==> flow/design.v <==
module ACTIVEPRO (
    input       RESET,
    input       SYS_CLOCK,                
    output reg  ACTIVE_DATA ,             
    output reg  ACTIVE_CLOCK,             
    input [511:0] ACTIVE_MESSAGE,         
    input [5:0] ACTIVE_CHANNEL,           
    input  ACTIVE_WR                      
    );
    reg [63:0][7:0] ACTIVE_MESSAGE_LATCHED; 
    reg [7:0] MESSAGE_LENGTH;
    reg [14:0] state;
    wire clockstate;
    wire [2:0] bitcount;
    wire [7:0] bytecount;
    assign clockstate = state[0];
    assign bitcount[2:0] = state[3:1];
    assign bytecount[7:0] = state[11:4];
    wire [7:0] FIRST_BYTE;
    assign FIRST_BYTE = 8'h7F;
    wire [7:0] SECOND_BYTE;
    assign SECOND_BYTE = (ACTIVE_CHANNEL & 8'h3F) | 8'h40;
    reg [7:0] clock_divider;
    reg [7:0] NEW_LENGTH;
    always @*
    begin
        NEW_LENGTH = 8'd66;
        for (int x = 63; x >= 1; x--)
            if (ACTIVE_MESSAGE[8*x +: 8] == 8'h0)
                NEW_LENGTH = x + 2;         
    end
    always @ (posedge SYS_CLOCK)
    begin
        if (RESET)
        begin
            state <= 0;
            ACTIVE_CLOCK <= 0;
            ACTIVE_DATA <= 0;
        end
        else
        begin
            if (state)
            begin
                state <= state + 1;
                if (clockstate == 1)    
                begin
                    ACTIVE_CLOCK <= 0;
                    if (bytecount == 0)
                        ACTIVE_DATA <= FIRST_BYTE[7-bitcount];
                    else if (bytecount == 1)
                        ACTIVE_DATA <= SECOND_BYTE[7-bitcount];
                    else
                        ACTIVE_DATA <= ACTIVE_MESSAGE_LATCHED[MESSAGE_LENGTH - bytecount - 1][7-bitcount];
                end
                else if (clockstate == 0)  ACTIVE_CLOCK <= 1;
                if (bytecount >= MESSAGE_LENGTH) state <= 0;
            end
            else         
            begin
                if (ACTIVE_WR) 
                begin
                    state <= 1;      
                    ACTIVE_MESSAGE_LATCHED <= ACTIVE_MESSAGE;
                    MESSAGE_LENGTH <= NEW_LENGTH;
                end
            end
        end
    end
endmodule 
## Reports on ACTIVEPRO

What the tools print for ACTIVEPRO, step after step.
Lines are those of the file above, counted from 1.
Operators: Yosys type, input widths -> output width; for muxes data width and select width s.
Cell names lack the library's common part.
Not given: n/a

| design | value |
|---|---|
| top | ACTIVEPRO |
| clock port | SYS_CLOCK |
| standard-cell library | sky130hd |
| library corner | tt_025C_1v80 |

## Word-level counts

Yosys after proc, flatten, opt, wreduce and memory -nomap, before mapping. Memory bits, and registers merged into a memory's read port (data or address), are not among the register bits. Print and check cells are not counted. Equal cells are merged and count once.

| word-level totals | value |
|---|---|
| output and inout bits | 2 |
| bits of input ports | 521 |
| register bits | 537 |
| cells after elaboration | 163 |

| cells by class | value |
|---|---|
| multiplexer cells | 68 |
| reduce/logical cells | 73 |
| bitwise gates (word level) | 2 |
| $lt $le $gt $ge | 1 |
| add/sub/neg operators | 5 |
| shifts and indexed selects | 3 |
| equality and inequality tests | 1 |

Operator list:

| operator | count |
|---|---|
| $shiftx 512x14->1 | 1 |
| $logic_not 8->1 | 64 |
| $mux 6 | 32 |
| $mux 5 | 16 |
| $reduce_or 62->1 | 1 |
| $reduce_or 61->1 | 1 |
| $mux 15 | 3 |
| $mux 4 | 8 |
| $reduce_or 29->1 | 1 |
| $add 15x1->15 const B | 1 |
| $reduce_bool 15->1 | 1 |
| $add 13x4->14 | 1 |
| $reduce_or 13->1 | 1 |
| $mux 3 | 4 |
| $sub 9x2->10 const B | 1 |
| $sub 8x8->9 | 1 |
| $eq 8x1->1 const B | 1 |
| $shiftx 8x4->1 | 1 |
| $shiftx 8x4->1 const A | 1 |
| $ge 8x8->1 | 1 |
| $reduce_or 5->1 | 1 |
| $sub 3x3->4 const A | 1 |
| $mux 2 | 2 |
| $reduce_and 3->1 | 1 |
| $mux 1 | 3 |
| $not 1->1 | 2 |
| $reduce_and 2->1 | 1 |
| $reduce_bool 2->1 | 1 |

## Depth

Longest topological path by Yosys (ltp), each cell counted once; first at word level (registers and memories cut), then after technology mapping (sequential cells cut; the memories' decode and read muxes count).

| logic depth | value |
|---|---|
| depth after elaboration | 63 |
| ABC_AREA | 0 |
| mapped depth | 16 |
| depth with buffers taken out | 15 |

## After synthesis

Source: synth_stat.txt of the flow (Yosys; design flattened, memories mapped). It holds for the ABC_AREA given above (unset counts as 0); a run with the other value may have another netlist.

Cells by type:

| cell type | count | area in all (sq um) |
|---|---|---|
| edfxtp_1 | 519 | 1.56E+04 |
| mux4_2 | 130 | 2.93E+03 |
| nor4_1 | 113 | 706.928 |
| nand2_1 | 99 | 371.606 |
| dfxtp_1 | 17 | 340.326 |
| a22oi_1 | 30 | 225.216 |
| a22o_1 | 22 | 192.685 |
| nor2_1 | 51 | 191.434 |
| or4_1 | 23 | 172.666 |
| ha_1 | 10 | 125.12 |
| nand3_1 | 25 | 125.12 |
| a21oi_1 | 24 | 120.115 |
| o21ai_0 | 24 | 120.115 |
| a221oi_1 | 13 | 113.859 |
| xnor2_1 | 12 | 105.101 |
| nor3_1 | 18 | 90.086 |
| buf_2 | 15 | 75.072 |
| buf_4 | 10 | 75.072 |

Other cell types: 43; their cells: 146.

| mapped netlist | value |
|---|---|
| flip-flop cells | 536 |
| mapped area | 22644.2 sq um |
| sequential area | 15925.3 sq um |
| buffers | 49 |
| mapped cells | 1301 |

## Worst setup path after synthesis

Path of least setup slack by OpenSTA after synthesis, without wires, with an ideal clock, recovery checks aside; 20% of the period is set as input and as output delay. Where synthesis merged equal registers, the netlist keeps one of their names.

| timing after synthesis | value |
|---|---|
| kind | input port to flip-flop |
| start | input port RESET |
| end | register ACTIVE_MESSAGE_LATCHED |
| external input delay | 2000 ps |
| path slack | -31549 ps |
| driving pins on the path | 1 |
| data required time | 7845 ps |
| setup time | 2155 ps |
| buffers on the path | 0 |
| delay of the path | 39549 ps |
| clock period | 10000 ps |
| launch time at the first pin | 2000 ps |
| arrival | 39394 ps |
| synthesis period reached | 41549 ps |

"delay of the path" is the arrival time less input delay plus setup time.
"driving pins on the path" counts driving pins, that of a launching flip-flop among them; a cell with two outputs on the path counts twice.
"synthesis period reached" = period - worst setup slack (recovery checks aside). The figure is calculated, with input and output delays left at 20% of the set period.
An end named without its bit number is one bit of that signal or, where synthesis recoded a state register, one of its new flip-flops.
The rows between start and end are the longest chain of elaborated cells between them; the timing report does not say that the signal goes this way. Where chains are equally long, one stands for them.
A line is the first line of the expression or statement that the cell stems from. Yosys adds cells for indexed reads and writes and turns some case tables into memories.

| between the ends, after synthesis | value |
|---|---|
| cells stage by stage | nor3b_1 |
| cells in the longest elaborated chain | 2 |
| elaborated cells on any way between the ends | 2 |
| RTL lines with such cells | 0 |
| classes of those cells | logic: 1; reduce/logical: 1 |

Ends and longest elaborated chain, after synthesis:

| element | line | text |
|---|---|---|
| from (decl) | 2 | `input       RESET,` |
| $not 1->1 | n/a |  |
| $reduce_and 3->1 | n/a |  |
| to (assign) | 63 | `ACTIVE_MESSAGE_LATCHED <= ACTIVE_MESSAGE;` |
| to (decl) | 10 | `reg [63:0][7:0] ACTIVE_MESSAGE_LATCHED;` |

## Worst path after layout

From the final timing report of entry A: the path of least setup slack in the routed layout; clock arrival at registers is part of the times.
The path's times are printed in steps of 10 ps; the period is the one set.

| timing after layout | value |
|---|---|
| kind | flip-flop to flip-flop |
| start | register state[4] |
| end | register ACTIVE_DATA |
| data required time | 7620 ps |
| path slack | 2880 ps |
| clock period | 7070 ps |
| arrival | 4740 ps |
| buffers on the path | 1 |
| launch time at the first pin | 620 ps |
| driving pins on the path | 16 |
| setup time | 70 ps |

The rows between start and end are the longest chain of elaborated cells between them; the timing report does not say that the signal goes this way. Where chains are equally long, one stands for them.
A register here has more assigning lines than the two given.

| between the ends, after layout | value |
|---|---|
| cells stage by stage | dfxtp_1 ha_1 inv_1 fa_1 inv_1 ha_1 nor2b_4 buf_4 a22o_1 a221oi_1 nor3_1 a31oi_1 o311a_1 mux2i_1 o2111ai_1 a41oi_1 |
| cells in the longest elaborated chain | 6 |
| elaborated cells on any way between the ends | 10 |
| RTL lines with such cells | 4 |
| classes of those cells | add/sub: 3; eq/ne: 1; shift: 1; mux: 2; reduce/logical: 3 |

Ends and longest elaborated chain, after layout:

| element | line | text |
|---|---|---|
| from (decl) | 12 | `reg [14:0] state;` |
| from (assign) | 36 | `state <= 0;` |
| from (assign) | 44 | `state <= state + 1;` |
| $sub 8x8->9 | 53 | `ACTIVE_DATA <= ACTIVE_MESSAGE_LATCHED[MESSAGE_LENGTH - bytecount - 1][7-bitcount];` |
| $sub 9x2->10 | 53 |  |
| $add 13x4->14 | 53 |  |
| $shiftx 512x14->1 | 53 |  |
| $mux 1 | 50 | `else if (bytecount == 1)` |
| $mux 1 | 48 | `if (bytecount == 0)` |
| to (assign) | 49 | `ACTIVE_DATA <= FIRST_BYTE[7-bitcount];` |
| to (assign) | 51 | `ACTIVE_DATA <= SECOND_BYTE[7-bitcount];` |
| to (decl) | 4 | `output reg  ACTIVE_DATA ,` |

Stored flow runs of ACTIVEPRO (3 of them; Yosys, OpenROAD, sky130hd). They differ in their settings and are not a sequence. Constraints: input delay and output delay 20% of the set period each, output load 0.01 pF.
"clock period reached": clock period set for the run, less the worst setup slack. It is reckoned from that one timing run; input and output delays stay at 20% of the period that was set.
"time on the worst setup path" means the part of the period allowed to the worst setup path (the constraints hold back 20% at inputs and 20% at outputs) less its slack; where the path has registers, the arrival times of their clocks count too.
"overall power": no workload was simulated; the value follows from the tool's default switching activity.
"time on the worst setup path" is given in steps of 10 ps.
Among the settings, - means not set for that run.
Among the results, - means that no value is shown for the run.

| run | CELL_PAD_IN_SITES_DETAIL_PLACEMENT | CORE_UTILIZATION | CTS_CLUSTER_DIAMETER | CTS_CLUSTER_SIZE | GPL_ROUTABILITY_DRIVEN | PLACE_DENSITY_LB_ADDON | SETUP_SLACK_MARGIN | SLEW_MARGIN | TNS_END_PERCENT | period_ns | CAP_MARGIN | CORE_MARGIN | ABC_AREA | MAX_ROUTING_LAYER | CELL_PAD_IN_SITES_GLOBAL_PLACEMENT | CORE_ASPECT_RATIO | HOLD_SLACK_MARGIN | MIN_ROUTING_LAYER | overall power (µW) | lowest hold slack (ps) | chip area after synthesis (Yosys) (sq um) | time on the worst setup path (ps) | critical path type | setup TNS (ps) | clock period reached (ps) | smallest setup slack (ps) | full die area (sq um) | utilization after routing (%) | standard-cell area after layout (sq um) |
|---|---|---|---|---|---|---|---|---|---|---|---|---|---|---|---|---|---|---|---|---|---|---|---|---|---|---|---|---|---|
| entry A | 2 | 34 | 87 | 61 | 1 | 0.27 | 0.53 | 40 | 25 | 7.07 | 20 | 2 | - | - | - | - | - | - | 6931 | 503 | 22644.2 | 4190 | flip-flop to flip-flop | 0 | 4187 | 2883 | 68680.7 | 46.0 | 30315.3 |
| entry B | 2 | 34 | 87 | 34 | 0 | 0.27 | - | 40 | 25 | 7.07 | 20 | 4 | 1 | met4 | - | - | - | - | 6968 | 479 | 22790.6 | 4320 | input port to flip-flop | 0 | 5733 | 1337 | 71238.3 | 46.0 | 30404.2 |
| entry C | 0 | 59 | 80 | 80 | - | 0.04 | - | 35 | 45 | 2.73 | 20 | 2 | 1 | - | 2 | 0.92 | -0.01 | met2 | - | - | - | - | - | - | - | - | - | - | - |

Entry C: did not finish, placement stopped with FLW-0024
